==> flow/design.v <==
`timescale  1ns/1ps
module mac_manual #(
    parameter DATA_WIDTH = 16
)(
    input clk, ce, rst,
    input [DATA_WIDTH-1:0] a, b, 
    input [DATA_WIDTH-1:0] tmp,
    output reg [DATA_WIDTH-1:0] data_out
); 
    always @(posedge clk) begin
        if(rst) begin
            data_out <= 0;
        end
        else begin
            data_out <= (a * b) + tmp;
        end
    end
endmodule
`timescale 1ns/1ps
module shift_register #(
    parameter DATA_WIDTH = 16,
    parameter size = 3
)(
    input clk, ce, rst,
    input [DATA_WIDTH-1:0] data_in,
    output [DATA_WIDTH-1:0] data_out
);
    reg [DATA_WIDTH-1:0] tmp[size-1:0];
    generate
        genvar l;
        for (l = 0; l < size; l = l + 1) begin
            always @(posedge clk) begin
                if (rst) begin
                    tmp[l] <= 'd0;
                end
                else if (ce) begin
                    if (l == 'd0) begin
                        tmp[l] <= data_in;  
                    end
                    else begin
                        tmp[l] <= tmp[l-1];
                    end
                end
            end
        end
    assign data_out = tmp[size-1];
    endgenerate
endmodule
`timescale 1ns/1ps
module convolver #(
    parameter DATA_WIDTH = 8,
    parameter INPUT_SIZE = 28,
    parameter KERNEL_SIZE = 3,
    parameter STRIDE = 1
) (
    input clk, ce, global_rst, 
    input [DATA_WIDTH-1:0] myInput,
    input [(KERNEL_SIZE*KERNEL_SIZE)*DATA_WIDTH-1:0] weight,
    input [DATA_WIDTH-1:0] bias,
    output [DATA_WIDTH-1:0] conv_op,
    output reg valid_conv, end_conv
);
    wire [DATA_WIDTH-1:0] weight_tmp [KERNEL_SIZE*KERNEL_SIZE-1:0];
    wire [DATA_WIDTH-1:0] tmp [KERNEL_SIZE*KERNEL_SIZE+1:0];
    generate 
        genvar j;
        for (j = 0; j < KERNEL_SIZE*KERNEL_SIZE; j = j + 1) begin
            assign weight_tmp[j][DATA_WIDTH-1:0] = weight[j*DATA_WIDTH +: DATA_WIDTH];
        end
    endgenerate
    assign tmp[0] = {DATA_WIDTH{1'b0}};
    generate 
        genvar i;
        for (i = 0; i < KERNEL_SIZE*KERNEL_SIZE; i = i + 1) begin: MAC
            if ((i + 1) % KERNEL_SIZE == 0) begin
                if (i == KERNEL_SIZE*KERNEL_SIZE-1) begin
                    mac_manual #(.DATA_WIDTH(DATA_WIDTH)) mac (
                        .clk(clk),
                        .ce(ce),
                        .rst(global_rst),
                        .a(myInput),
                        .b(weight_tmp[i]),
                        .tmp(tmp[i]),
                        .data_out(tmp[i+1])
                    );
                assign conv_op = tmp[i+1] + bias;
                end else begin
                    wire [DATA_WIDTH-1:0] tmp2;
                    mac_manual #(.DATA_WIDTH(DATA_WIDTH)) mac (
                        .clk(clk),
                        .ce(ce),
                        .rst(global_rst),
                        .a(myInput),
                        .b(weight_tmp[i]),
                        .tmp(tmp[i]),
                        .data_out(tmp2)
                    );
                    shift_register #(.DATA_WIDTH(DATA_WIDTH), .size(INPUT_SIZE-KERNEL_SIZE)) sr (
                        .clk(clk),
                        .ce(ce),
                        .rst(global_rst),
                        .data_in(tmp2),
                        .data_out(tmp[i+1])
                    );
                end
            end else begin
                mac_manual #(.DATA_WIDTH(DATA_WIDTH)) mac (
                    .clk(clk),
                    .ce(ce),
                    .rst(global_rst),
                    .a(myInput),
                    .b(weight_tmp[i]),
                    .tmp(tmp[i]),
                    .data_out(tmp[i+1])
                );
            end
        end
    endgenerate
    reg [$clog2(INPUT_SIZE):0] row_counter;
    reg [$clog2(INPUT_SIZE):0] col_counter;
    reg [$clog2(INPUT_SIZE*INPUT_SIZE):0] cycle_counter;
    always @(posedge clk) begin
        if (global_rst) begin
            row_counter <= 0;
            col_counter <= 0;
            cycle_counter <= 0;
        end else if (ce) begin
            if (col_counter + STRIDE >= INPUT_SIZE) begin
                col_counter <= 0;
                if (row_counter + STRIDE >= INPUT_SIZE) begin
                    row_counter <= 0;
                end else begin
                    row_counter <= row_counter + STRIDE;
                end
            end else begin
                col_counter <= col_counter + STRIDE;
            end
            cycle_counter <= cycle_counter + 1;
        end
    end
    always @(posedge clk) begin
        if (global_rst) begin
            valid_conv <= 0;
        end else if (ce) begin
            if ((row_counter >= KERNEL_SIZE-1 && row_counter < INPUT_SIZE && 
                 (row_counter - (KERNEL_SIZE-1)) % STRIDE == 0) &&
                (col_counter >= KERNEL_SIZE-1 && col_counter < INPUT_SIZE && 
                 (col_counter - (KERNEL_SIZE-1)) % STRIDE == 0)) begin
                valid_conv <= 1;
            end else begin
                valid_conv <= 0;
            end
        end
    end
    always @(posedge clk) begin
        if (global_rst) begin
            end_conv <= 0;
        end else if (ce && cycle_counter >= INPUT_SIZE*INPUT_SIZE) begin
            end_conv <= 1;
        end else begin
            end_conv <= 0;
        end
    end
endmodule
`timescale 1ns/1ps
module relu_activation #(
    parameter DATA_WIDTH = 16
)(
    input [DATA_WIDTH-1:0] data_in,
    output [DATA_WIDTH-1:0] data_out
);
    assign data_out = (data_in[DATA_WIDTH-1] == 1) ? 0 : data_in;
endmodule
`timescale 1ns / 1ps
module comparator2 #(
    parameter DATA_WIDTH = 16,
    parameter POOL_TYPE = 1
    )(
    input ce,
    input [DATA_WIDTH-1:0] in1,
    input [DATA_WIDTH-1:0] in2,
    output [DATA_WIDTH-1:0] comp_op
    ); 
    reg [DATA_WIDTH-1:0] temp;
    assign comp_op = ce ? temp : 'd0;
    always@(*)
    begin
        if(POOL_TYPE == 0)
        begin
            temp = in1 + in2;        
        end
        else begin
            temp = (in1 > in2) ? in1 : in2;
        end
    end
endmodule
`timescale 1ns / 1ps
module max_reg #(parameter DATA_WIDTH = 16) (
    input clk,
    input ce,
    input [DATA_WIDTH-1:0] data_in,
    input rst_m,
    input master_rst,
    output reg [DATA_WIDTH-1:0] reg_op
    );
    always@(posedge clk) 
    begin
    	if(master_rst)
    		reg_op <= 0;
    	else 
        begin
            if(ce) 
            begin
		   	  if(rst_m) begin
		    	 reg_op <=0;
		      end
		      else begin
		    	 reg_op <= data_in;
			 end
		    end
		end
	end
endmodule
`timescale 1ns / 1ps
module input_mux #(
    parameter DATA_WIDTH = 8
)(
    input [DATA_WIDTH-1:0] in1,
    input [DATA_WIDTH-1:0] in2,
    input [1:0] sel,
    output [DATA_WIDTH-1:0] op
    );
    assign op = (sel == 2'b01) ? in1 : ((sel == 2'b00) ? in2: 0);
endmodule
`timescale 1ns / 1ps
module control_logic2 #(
    parameter INPUT_SIZE = 9'h004,    
    parameter POOL_SIZE = 9'h002     
)(
    input clk,             
    input master_rst,       
    input ce,            
    output reg [1:0] sel, 
    output reg rst_m,     
    output reg op_en,      
    output reg load_sr,    
    output reg global_rst,  
    output reg end_op       
);
    integer row_count;
    integer col_count;
    integer count;
    integer nbgh_row_count;
    always @(posedge clk) begin
        if (master_rst) begin
            sel <= 2'b00;
            load_sr <= 0;
            rst_m <= 0;
            op_en <= 0;
            global_rst <= 1;
            end_op <= 0;
        end else begin
            if (((col_count + 1) % POOL_SIZE != 0) && (row_count == POOL_SIZE - 1) && 
                (col_count == POOL_SIZE * count + (POOL_SIZE - 2)) && ce) begin
                op_en <= 1;
            end else begin
                op_en <= 0;
            end
            if (ce) begin
                if ((nbgh_row_count == INPUT_SIZE / POOL_SIZE) && (count == INPUT_SIZE / POOL_SIZE - 1) &&
                    ((col_count + 1) % POOL_SIZE != 0) && (row_count == POOL_SIZE - 1) &&
                    (col_count == POOL_SIZE * count + (POOL_SIZE - 2))) begin
                    end_op <= 1;
                end
                if (((col_count + 1) % POOL_SIZE != 0) && (col_count == INPUT_SIZE - 2) && 
                    (row_count == POOL_SIZE - 1)) begin
                    global_rst <= 1;
                end else begin
                    global_rst <= 0;
                end
                if ((((col_count + 1) % POOL_SIZE == 0) && (count != INPUT_SIZE / POOL_SIZE - 1) && 
                    (row_count != POOL_SIZE - 1)) || ((col_count == INPUT_SIZE - 1) && 
                    (row_count == POOL_SIZE - 1))) begin
                    rst_m <= 1;
                end else begin
                    rst_m <= 0;
                end
                if (((col_count + 1) % POOL_SIZE != 0) && (col_count == INPUT_SIZE - 2) && 
                    (row_count == POOL_SIZE - 1)) begin
                    sel <= 2'b10;
                end else if ((((col_count) % POOL_SIZE == 0) && (count == INPUT_SIZE / POOL_SIZE - 1) && 
                            (row_count != POOL_SIZE - 1)) || 
                           (((col_count) % POOL_SIZE == 0) && (count != INPUT_SIZE / POOL_SIZE - 1) && 
                            (row_count == POOL_SIZE - 1))) begin
                    sel <= 2'b01;
                end else begin
                    sel <= 2'b00;
                end
                if ((((col_count + 1) % POOL_SIZE == 0) && (count == INPUT_SIZE / POOL_SIZE - 1)) || 
                    (((col_count + 1) % POOL_SIZE == 0) && (count != INPUT_SIZE / POOL_SIZE - 1))) begin
                    load_sr <= 1;
                end else begin
                    load_sr <= 0;
                end
            end
        end
    end
    always @(posedge clk) begin
        if (master_rst) begin
            row_count <= 0;
            col_count <= 32'hffffffff;
            count <= 32'hffffffff;
            nbgh_row_count <= 0;
        end else if (ce) begin
            if (global_rst) begin
                row_count <= 0;
                col_count <= 0;
                count <= 0;
                nbgh_row_count <= nbgh_row_count + 1;
            end else begin
                if (((col_count + 1) % POOL_SIZE == 0) && (count == INPUT_SIZE / POOL_SIZE - 1) && 
                    (row_count != POOL_SIZE - 1)) begin
                    col_count <= 0;
                    row_count <= row_count + 1;
                    count <= 0;
                end else begin
                    col_count <= col_count + 1;
                    if (((col_count + 1) % POOL_SIZE == 0) && (count != INPUT_SIZE / POOL_SIZE - 1)) begin
                        count <= count + 1;
                    end
                end
            end
        end
    end
endmodule
`timescale 1ns / 1ps
module pooler #(
    parameter INPUT_SIZE = 9'h004,               
    parameter POOL_SIZE = 9'h002,                
    parameter DATA_WIDTH = 16,                   
    parameter POOL_TYPE = 1                      
)(
    input clk,                                   
    input ce,                                    
    input master_rst,                            
    input [DATA_WIDTH-1:0] data_in,             
    output [DATA_WIDTH-1:0] data_out,           
    output valid_op,                             
    output end_op                                
);
    wire rst_m;                               
    wire load_sr;                              
    wire global_rst;                            
    wire [1:0] sel;                            
    wire [DATA_WIDTH-1:0] comp_op;              
    wire [DATA_WIDTH-1:0] sr_op;                
    wire [DATA_WIDTH-1:0] max_reg_op;            
    wire [DATA_WIDTH-1:0] div_op;               
    wire [DATA_WIDTH-1:0] mux_out;             
    control_logic2 #(.INPUT_SIZE(INPUT_SIZE), .POOL_SIZE(POOL_SIZE)) control_logic_inst (
        .clk(clk),
        .master_rst(master_rst),
        .ce(ce),
        .sel(sel),
        .rst_m(rst_m),
        .op_en(valid_op),
        .load_sr(load_sr),
        .global_rst(global_rst),
        .end_op(end_op)
    );
    comparator2 #(
        .DATA_WIDTH(DATA_WIDTH),
        .POOL_TYPE(POOL_TYPE)
    ) comparator_inst (
        .ce(ce),
        .in1(data_in),
        .in2(mux_out),
        .comp_op(comp_op)
    );
    max_reg #(
        .DATA_WIDTH(DATA_WIDTH)
    ) max_reg_inst (
        .clk(clk),
        .ce(ce),
        .data_in(comp_op),
        .rst_m(rst_m),
        .master_rst(master_rst),
        .reg_op(max_reg_op)
    );
    shift_register #(
        .DATA_WIDTH(DATA_WIDTH),
        .size(INPUT_SIZE / POOL_SIZE)
    ) shift_register_inst (
        .clk(clk),
        .ce(load_sr),
        .rst(global_rst && master_rst),
        .data_in(comp_op),
        .data_out(sr_op)
    );
    input_mux #(
        .DATA_WIDTH(DATA_WIDTH)
    ) mux_inst (
        .in1(sr_op),           
        .in2(max_reg_op),     
        .sel(sel),             
        .op(mux_out)      
    );
    assign div_op = max_reg_op / (POOL_SIZE * POOL_SIZE);
    assign data_out = POOL_TYPE ? max_reg_op : div_op;
endmodule
`timescale 1ns/1ps
module layer #(
    parameter DATA_WIDTH = 8,                  
    parameter INPUT_SIZE = 28,                  
    parameter KERNEL_SIZE = 3,                
    parameter POOL_SIZE = 2,                    
    parameter STRIDE = 1,                          
    parameter ACTIVATION_TYPE = 1'b1,        
    parameter POOL_TYPE = 1'b1                     
)(
    input clk, global_rst, ce,
    input [DATA_WIDTH-1:0] myInput,
    input [KERNEL_SIZE*KERNEL_SIZE*DATA_WIDTH-1:0] weight,
    input [DATA_WIDTH-1:0] bias,
    output [DATA_WIDTH-1:0] data_out,
    output valid_op, 
    output end_op
);
    wire[DATA_WIDTH-1:0] conv_op;
    wire [DATA_WIDTH-1:0] act_op;
    wire valid_conv, end_conv;
    wire valid_pooling;
    assign valid_pooling = valid_conv && (!end_conv);
    convolver #(
        .DATA_WIDTH(DATA_WIDTH), 
        .INPUT_SIZE(INPUT_SIZE), 
        .KERNEL_SIZE(KERNEL_SIZE), 
        .STRIDE(STRIDE)
    ) conv(
        .clk(clk),
        .ce(ce),
        .global_rst(global_rst),
        .myInput(myInput),
        .weight(weight),
        .bias(bias),
        .conv_op(conv_op),
        .valid_conv(valid_conv),
        .end_conv(end_conv)
    );
    relu_activation #(.DATA_WIDTH(DATA_WIDTH)) relu_act(
        .data_in(conv_op),
        .data_out(act_op)
    );
    pooler #(
        .INPUT_SIZE(INPUT_SIZE-KERNEL_SIZE+1),
        .POOL_SIZE(POOL_SIZE), 
        .DATA_WIDTH(DATA_WIDTH), 
        .POOL_TYPE(POOL_TYPE)
    ) max_pooling(
        .clk(clk),
        .ce(valid_pooling),
        .master_rst(global_rst),
        .data_in(act_op),
        .data_out(data_out),
        .valid_op(valid_op),
        .end_op(end_op)
    );
endmodule
## Tool chain data of layer

Each step is given for the RTL above and for the edited RTL.
Lines under "before" count in the file above, lines under "after" in the edited file.
"difference" is "after" less "before", of the values as shown; "relative change" is that difference over "before", in percent.
Not given: --

- Top: layer
- Clock port: clk
- Library: sky130hd
- Timing corner: tt_025C_1v80

## The edit

Unified diff, file above to edited file.
A script made this edit. It changes what the design does and was not meant as an optimisation.

```diff
@@ -170,5 +170,5 @@
     output [DATA_WIDTH-1:0] data_out
 );
-    assign data_out = (data_in[DATA_WIDTH-1] == 1) ? 0 : data_in;
+    assign data_out = data_in;
 endmodule
 `timescale 1ns / 1ps
```

## Word level

Counts by Yosys on the flattened word-level netlist (proc, flatten, opt, wreduce). Print and check cells are left out. Cells with the same type and inputs are merged into one.

Storage and ports:

| item | before | after | difference | relative change (%) |
|---|---|---|---|---|
| input port bits | 91 | 91 | 0 | 0.00 |
| word-level cells | 194 | 193 | -1 | -0.52 |
| register bits after elaboration | 744 | 744 | 0 | 0.00 |
| output and inout bits | 10 | 10 | 0 | 0.00 |

Cells by class:

| item | before | after | difference | relative change (%) |
|---|---|---|---|---|
| $add $sub $neg | 16 | 16 | 0 | 0.00 |
| bitwise logic cells | 2 | 2 | 0 | 0.00 |
| multiply operators | 9 | 9 | 0 | 0.00 |
| reduce/logical cells | 39 | 39 | 0 | 0.00 |
| muxes and demuxes | 23 | 22 | -1 | -4.35 |
| $lt $le $gt $ge | 8 | 8 | 0 | 0.00 |
| eq/ne operators | 9 | 9 | 0 | 0.00 |

Operator list:

| operator | before | after | difference | relative change (%) |
|---|---|---|---|---|
| 7-bit by 8-bit greater-than comparator with 1-bit output | 1 | 0 | -1 | -100.00 |
| 7-bit 2-to-1 mux | 1 | 0 | -1 | -100.00 |
| 8-bit greater-than comparator | 0 | 1 | +1 | -- |
| 1-bit logical AND | 24 | 24 | 0 | 0.00 |
| 8-bit adder | 9 | 9 | 0 | 0.00 |
| 8-bit by 8-bit multiplier with 8-bit output | 9 | 9 | 0 | 0.00 |
| 1-bit 2-to-1 mux | 7 | 7 | 0 | 0.00 |
| 32-bit 2-to-1 mux | 7 | 7 | 0 | 0.00 |
| 8-bit 2-to-1 mux | 5 | 5 | 0 | 0.00 |
| 2-bit AND reduction | 5 | 5 | 0 | 0.00 |
| 32-bit by 2-bit adder with 32-bit output (second input constant) | 4 | 4 | 0 | 0.00 |
| 1-bit logical OR | 3 | 3 | 0 | 0.00 |
| 6-bit by 1-bit adder with 7-bit output (second input constant) | 2 | 2 | 0 | 0.00 |
| 1-bit AND | 2 | 2 | 0 | 0.00 |
| 32-bit by 5-bit equality test with 1-bit output (second input constant) | 2 | 2 | 0 | 0.00 |
| 32-bit by 6-bit equality test with 1-bit output (second input constant) | 2 | 2 | 0 | 0.00 |
| 6-bit by 2-bit greater-or-equal comparator with 1-bit output (second input constant) | 2 | 2 | 0 | 0.00 |
| 32-bit zero test | 2 | 2 | 0 | 0.00 |
| 6-bit by 5-bit < comparator with 1-bit output (second input constant) | 2 | 2 | 0 | 0.00 |
| 6-bit 2-to-1 mux | 2 | 2 | 0 | 0.00 |
| 11-bit by 1-bit adder with 11-bit output (second input constant) | 1 | 1 | 0 | 0.00 |
| 2-bit by 1-bit equality test with 1-bit output (second input constant) | 1 | 1 | 0 | 0.00 |
| 32-bit by 2-bit equality test with 1-bit output (second input constant) | 1 | 1 | 0 | 0.00 |
| 32-bit equality test | 1 | 1 | 0 | 0.00 |
| 11-bit by 10-bit greater-or-equal comparator with 1-bit output (second input constant) | 1 | 1 | 0 | 0.00 |
| 32-bit by 5-bit greater-or-equal comparator with 1-bit output (second input constant) | 1 | 1 | 0 | 0.00 |
| 7-bit by 5-bit greater-or-equal comparator with 1-bit output (second input constant) | 1 | 1 | 0 | 0.00 |
| 1-bit zero test | 1 | 1 | 0 | 0.00 |

The list need not be complete.

## Longest topological paths

Yosys ltp: most cells in a row. Word level: on the elaborated netlist, between registers, memories and ports. Mapped: between sequential cells and ports; inverters and the memories' decode and read muxes count.

Logic depth:

| item | before | after | difference | relative change (%) |
|---|---|---|---|---|
| depth in word-level cells | 7 | 7 | 0 | 0.00 |
| ABC_AREA | 0 | 0 | -- | -- |
| gate-level depth with buffers | 20 | 20 | 0 | 0.00 |

## After synthesis

Yosys stat after the flow's synthesis: flattened, memories mapped to cells. It holds for the ABC_AREA given above (unset counts as 0); a run with the other value may have another netlist.

Synthesis totals:

| item | before | after | difference | relative change (%) |
|---|---|---|---|---|
| standard cells after synthesis | 4086 | 4150 | +64 | +1.57 |
| mapped flip-flops | 744 | 744 | 0 | 0.00 |
| buffers | 222 | 236 | +14 | +6.31 |
| chip area (Yosys) (um^2) | 38172.9 | 38354.3 | +181.4 | +0.48 |

Cells by type:

| type | before | after | difference | relative change (%) |
|---|---|---|---|---|
| sky130_fd_sc_hd__clkbuf_1 | 153 | 186 | +33 | +21.57 |
| sky130_fd_sc_hd__xor2_1 | 130 | 99 | -31 | -23.85 |
| sky130_fd_sc_hd__xnor2_1 | 164 | 184 | +20 | +12.20 |
| sky130_fd_sc_hd__nand2_1 | 285 | 300 | +15 | +5.26 |
| sky130_fd_sc_hd__o21ai_0 | 89 | 100 | +11 | +12.36 |
| sky130_fd_sc_hd__or4_1 | 5 | 16 | +11 | +220.00 |
| sky130_fd_sc_hd__and2_1 | 137 | 127 | -10 | -7.30 |
| sky130_fd_sc_hd__buf_1 | 53 | 43 | -10 | -18.87 |
| sky130_fd_sc_hd__nand3_1 | 53 | 63 | +10 | +18.87 |
| sky130_fd_sc_hd__nor2_1 | 645 | 654 | +9 | +1.40 |
| sky130_fd_sc_hd__a221o_1 | 2 | 10 | +8 | +400.00 |
| sky130_fd_sc_hd__and4_1 | 11 | 18 | +7 | +63.64 |
| sky130_fd_sc_hd__nand3b_1 | 3 | 10 | +7 | +233.33 |
| sky130_fd_sc_hd__o211ai_1 | 2 | 9 | +7 | +350.00 |
| sky130_fd_sc_hd__mux2i_1 | 502 | 508 | +6 | +1.20 |
| sky130_fd_sc_hd__inv_1 | 342 | 348 | +6 | +1.75 |
| sky130_fd_sc_hd__nand4_1 | 47 | 41 | -6 | -12.77 |
| sky130_fd_sc_hd__nor4_1 | 44 | 50 | +6 | +13.64 |

The list need not be complete.
The figures by module come from a second, unflattened synthesis with its own total; it is not the netlist above.

Unflattened totals:

| item | before | after | difference | relative change (%) |
|---|---|---|---|---|
| cell total of the unflattened synthesis | 4076 | 4085 | +9 | +0.22 |
| area total of the unflattened synthesis (um^2) | 39395.3 | 39435.3 | +40.0 | +0.10 |

Rows give one instance, submodules left out.

By module, before:

| module | sequential area (um^2) | area (um^2) | cells | instances |
|---|---|---|---|---|
| shift_register | 4003.8 | 7191.9 | 644 | 2 |
| mac_manual #(DATA_WIDTH=8) | 160.2 | 1275.0 | 141 | 9 |
| control_logic2 | 2702.6 | 7380.8 | 893 | 1 |
| shift_register | 2082.0 | 3707.3 | 336 | 1 |
| convolver | 500.5 | 1574.0 | 185 | 1 |
| max_reg #(DATA_WIDTH=8) | 160.2 | 340.3 | 34 | 1 |
| comparator2 | 0.0 | 334.1 | 42 | 1 |
| input_mux #(DATA_WIDTH=8) | 0.0 | 125.1 | 18 | 1 |
| relu_activation #(DATA_WIDTH=8) | 0.0 | 55.1 | 9 | 1 |
| layer | 0.0 | 13.8 | 1 | 1 |
| pooler | 0.0 | 6.3 | 1 | 1 |

By module, after:

| module | sequential area (um^2) | area (um^2) | cells | instances |
|---|---|---|---|---|
| shift_register | 4003.8 | 7191.9 | 644 | 2 |
| mac_manual #(DATA_WIDTH=8) | 160.2 | 1271.2 | 141 | 9 |
| control_logic2 | 2702.6 | 7449.6 | 903 | 1 |
| shift_register | 2082.0 | 3707.3 | 336 | 1 |
| convolver | 500.5 | 1574.0 | 185 | 1 |
| max_reg #(DATA_WIDTH=8) | 160.2 | 340.3 | 34 | 1 |
| comparator2 | 0.0 | 334.1 | 42 | 1 |
| input_mux #(DATA_WIDTH=8) | 0.0 | 125.1 | 18 | 1 |
| relu_activation #(DATA_WIDTH=8) | 0.0 | 60.1 | 8 | 1 |
| layer | 0.0 | 13.8 | 1 | 1 |
| pooler | 0.0 | 6.3 | 1 | 1 |

## Timing after synthesis

Path of least setup slack by OpenSTA after synthesis, without wires, with an ideal clock, recovery checks aside; 20% of the period is set as input and as output delay. Where synthesis merged equal registers, the netlist keeps one of their names.

Timing post-synthesis:

| item | before | after | difference | relative change (%) |
|---|---|---|---|---|
| path type | input port to flip-flop | input port to flip-flop | -- | -- |
| start point | input myInput[3] | input myInput[3] | -- | -- |
| end point | register conv.MAC[8].genblk1.genblk1.mac.data_out[7] | register conv.MAC[2].genblk1.genblk1.mac.data_out[7] | -- | -- |
| path slack (ns) | 0.011 | -0.006 | -0.017 | -- |
| time at the first pin (ns) | 1.000 | 1.000 | 0.000 | 0.00 |
| driving pins on the path | 17 | 17 | 0 | 0.00 |
| clock period (ns) | 5.0 | 5.0 | 0.0 | 0.00 |
| data arrival time (ns) | 4.862 | 4.879 | +0.017 | +0.35 |
| path delay (ns) | 3.990 | 4.007 | +0.017 | +0.43 |
| library setup time (ns) | 0.128 | 0.128 | 0.000 | -- |
| data required time (ns) | 4.872 | 4.872 | 0.000 | 0.00 |
| synthesis period reached (ns) | 4.989 | 5.006 | +0.017 | +0.34 |

"path delay" = arrival - input delay + setup time.
"driving pins on the path": output pins that drive a net of the path, with the launching flip-flop's if there is one; two outputs of one cell count as two.
"synthesis period reached" is the clock period less the worst setup slack; recovery checks do not enter. This is arithmetic on one report: input and output delays are still those of the set period (20% each).
Between the ends stands the longest chain of elaborated cells between them, by number of cells; it is not shown to be the way that was timed. Of several equally long chains one is given.
A line is the first line of the expression or statement that the cell stems from. Yosys adds cells for indexed reads and writes and turns some case tables into memories.

On the way, post-synthesis, before:
- Cell sequence: sky130_fd_sc_hd__clkbuf_1 -> sky130_fd_sc_hd__clkbuf_1 -> sky130_fd_sc_hd__clkbuf_1 -> sky130_fd_sc_hd__nand2_1 -> sky130_fd_sc_hd__fa_1 -> sky130_fd_sc_hd__inv_1 -> sky130_fd_sc_hd__fa_1 -> sky130_fd_sc_hd__ha_1 -> sky130_fd_sc_hd__inv_1 -> sky130_fd_sc_hd__fa_1 -> sky130_fd_sc_hd__inv_1 -> sky130_fd_sc_hd__fa_1 -> sky130_fd_sc_hd__a21o_1 -> sky130_fd_sc_hd__a21oi_1 -> sky130_fd_sc_hd__xnor2_1 -> sky130_fd_sc_hd__xnor2_1 -> sky130_fd_sc_hd__nor2_1
- Cells in the longest elaborated chain: 2
- Elaborated cells on any way between the ends: 2
- Source lines of those cells: 1
- Those cells by class: 1 x add/sub; 1 x mul

Ends and longest elaborated chain, post-synthesis, before:

| item | line | text |
|---|---|---|
| from (decl) | 422 | `input [DATA_WIDTH-1:0] myInput,` |
| 8-bit by 8-bit multiplier with 8-bit output | 15 | `data_out <= (a * b) + tmp;` |
| 8-bit adder | 15 |  |
| to (assign) | 12 | `data_out <= 0;` |
| to (assign) | 15 |  |
| to (decl) | 8 | `output reg [DATA_WIDTH-1:0] data_out` |

On the way, post-synthesis, after:
- Cell sequence: sky130_fd_sc_hd__clkbuf_1 -> sky130_fd_sc_hd__clkbuf_1 -> sky130_fd_sc_hd__clkbuf_1 -> sky130_fd_sc_hd__nand2_1 -> sky130_fd_sc_hd__fa_1 -> sky130_fd_sc_hd__inv_1 -> sky130_fd_sc_hd__fa_1 -> sky130_fd_sc_hd__ha_1 -> sky130_fd_sc_hd__inv_1 -> sky130_fd_sc_hd__fa_1 -> sky130_fd_sc_hd__inv_1 -> sky130_fd_sc_hd__fa_1 -> sky130_fd_sc_hd__a21o_1 -> sky130_fd_sc_hd__a21oi_1 -> sky130_fd_sc_hd__xnor2_1 -> sky130_fd_sc_hd__xnor2_1 -> sky130_fd_sc_hd__nor2_1
- Cells in the longest elaborated chain: 2
- Elaborated cells on any way between the ends: 2
- Source lines of those cells: 1
- Those cells by class: 1 x add/sub; 1 x mul

Ends and longest elaborated chain, post-synthesis, after:

| item | line | text |
|---|---|---|
| from (decl) | 422 | `input [DATA_WIDTH-1:0] myInput,` |
| 8-bit by 8-bit multiplier with 8-bit output | 15 | `data_out <= (a * b) + tmp;` |
| 8-bit adder | 15 |  |
| to (assign) | 12 | `data_out <= 0;` |
| to (assign) | 15 |  |
| to (decl) | 8 | `output reg [DATA_WIDTH-1:0] data_out` |

## Path in the finished layout

From the final timing report of the runs of pair 1: the path of least setup slack in the routed layout; clock arrival at registers is part of the times.

Timing post-layout:

| item | before | after | difference | relative change (%) |
|---|---|---|---|---|
| path type | input port to flip-flop | input port to flip-flop | -- | -- |
| start point | input myInput[3] | input myInput[4] | -- | -- |
| end point | register conv.MAC[4].genblk1.mac.data_out[7] | register conv.MAC[3].genblk1.mac.data_out[7] | -- | -- |
| library setup time (ns) | 0.15 | 0.15 | 0.00 | -- |
| time at the first pin (ns) | 0.90 | 0.90 | 0.00 | 0.00 |
| data arrival time (ns) | 4.77 | 4.72 | -0.05 | -1.05 |
| clock period (ns) | 4.49 | 4.49 | 0.00 | 0.00 |
| path slack (ns) | 0.21 | 0.22 | +0.01 | -- |
| data required time (ns) | 4.98 | 4.94 | -0.04 | -0.80 |
| driving pins on the path | 17 | 16 | -1 | -5.88 |

Between the ends stands the longest chain of elaborated cells between them, by number of cells; it is not shown to be the way that was timed. Of several equally long chains one is given.

On the way, post-layout, before:
- Cell sequence: sky130_fd_sc_hd__clkdlybuf4s50_1 -> sky130_fd_sc_hd__buf_12 -> sky130_fd_sc_hd__buf_12 -> sky130_fd_sc_hd__nand2_1 -> sky130_fd_sc_hd__fa_1 -> sky130_fd_sc_hd__fa_1 -> sky130_fd_sc_hd__inv_1 -> sky130_fd_sc_hd__ha_1 -> sky130_fd_sc_hd__inv_1 -> sky130_fd_sc_hd__fa_1 -> sky130_fd_sc_hd__fa_1 -> sky130_fd_sc_hd__inv_1 -> sky130_fd_sc_hd__a21o_1 -> sky130_fd_sc_hd__a21oi_1 -> sky130_fd_sc_hd__xnor2_1 -> sky130_fd_sc_hd__xnor2_1 -> sky130_fd_sc_hd__nor2_1
- Cells in the longest elaborated chain: 2
- Elaborated cells on any way between the ends: 2
- Source lines of those cells: 1
- Those cells by class: 1 x add/sub; 1 x mul

Ends and longest elaborated chain, post-layout, before:

| item | line | text |
|---|---|---|
| from (decl) | 422 | `input [DATA_WIDTH-1:0] myInput,` |
| 8-bit by 8-bit multiplier with 8-bit output | 15 | `data_out <= (a * b) + tmp;` |
| 8-bit adder | 15 |  |
| to (assign) | 12 | `data_out <= 0;` |
| to (assign) | 15 |  |
| to (decl) | 8 | `output reg [DATA_WIDTH-1:0] data_out` |

On the way, post-layout, after:
- Cell sequence: sky130_fd_sc_hd__clkdlybuf4s50_1 -> sky130_fd_sc_hd__buf_12 -> sky130_fd_sc_hd__nand2_1 -> sky130_fd_sc_hd__fa_1 -> sky130_fd_sc_hd__inv_1 -> sky130_fd_sc_hd__fa_1 -> sky130_fd_sc_hd__ha_1 -> sky130_fd_sc_hd__inv_1 -> sky130_fd_sc_hd__fa_1 -> sky130_fd_sc_hd__inv_1 -> sky130_fd_sc_hd__fa_2 -> sky130_fd_sc_hd__a21o_1 -> sky130_fd_sc_hd__a21oi_1 -> sky130_fd_sc_hd__xnor2_1 -> sky130_fd_sc_hd__xnor2_1 -> sky130_fd_sc_hd__nor2_1
- Cells in the longest elaborated chain: 2
- Elaborated cells on any way between the ends: 2
- Source lines of those cells: 1
- Those cells by class: 1 x add/sub; 1 x mul

Ends and longest elaborated chain, post-layout, after:

| item | line | text |
|---|---|---|
| from (decl) | 422 | `input [DATA_WIDTH-1:0] myInput,` |
| 8-bit by 8-bit multiplier with 8-bit output | 15 | `data_out <= (a * b) + tmp;` |
| 8-bit adder | 15 |  |
| to (assign) | 12 | `data_out <= 0;` |
| to (assign) | 15 |  |
| to (decl) | 8 | `output reg [DATA_WIDTH-1:0] data_out` |

## Layout results

Both versions went through the flow (Yosys, OpenROAD) with the same settings in each pair. Constraints: input delay and output delay 20% of the set period each, output load 0.01 pF.

Flow settings, pair 1:
- CORE_UTILIZATION: 40
- period_ns: 4.49
- CAP_MARGIN: 20
- CORE_MARGIN: 2
- SLEW_MARGIN: 20

Final reports, pair 1:

| item | before | after | difference | relative change (%) |
|---|---|---|---|---|
| standard-cell area of the final layout (um^2) | 44258.7 | 44197.4 | -61.3 | -0.14 |
| power consumption (µW) | 19207 | 18724 | -483 | -2.51 |
| utilization after routing | 0.467 | 0.465 | -0.002 | -- |
| overall die area (um^2) | 97918.9 | 98379.5 | +460.6 | +0.47 |
| summed negative setup slack (ns) | 0.000 | 0.000 | 0.000 | -- |
| chip area after synthesis (Yosys) (um^2) | 38172.9 | 38354.3 | +181.4 | +0.48 |
| smallest setup slack (ns) | 0.209 | 0.222 | +0.013 | -- |

Flow settings, pair 2:
- CAP_MARGIN: 10
- CORE_UTILIZATION: 43
- CTS_CLUSTER_DIAMETER: 321
- GPL_TIMING_DRIVEN: 0
- MAX_ROUTING_LAYER: met5
- PLACE_DENSITY_LB_ADDON: 0.17
- SLEW_MARGIN: 15
- TNS_END_PERCENT: 70
- period_ns: 4.47
- CORE_MARGIN: 2

Final reports, pair 2:

| item | before | after | difference | relative change (%) |
|---|---|---|---|---|
| standard-cell area of the final layout (um^2) | 43514.2 | 43711.9 | +197.7 | +0.45 |
| power consumption (µW) | 18958 | 18524 | -434 | -2.29 |
| utilization after routing | 0.493 | 0.495 | +0.002 | -- |
| overall die area (um^2) | 91173.8 | 91600.0 | +426.2 | +0.47 |
| summed negative setup slack (ns) | 0.000 | 0.000 | 0.000 | -- |
| chip area after synthesis (Yosys) (um^2) | 38172.9 | 38354.3 | +181.4 | +0.48 |
| smallest setup slack (ns) | 0.082 | 0.179 | +0.097 | -- |

"power consumption": no workload was simulated; the value follows from the tool's default switching activity.
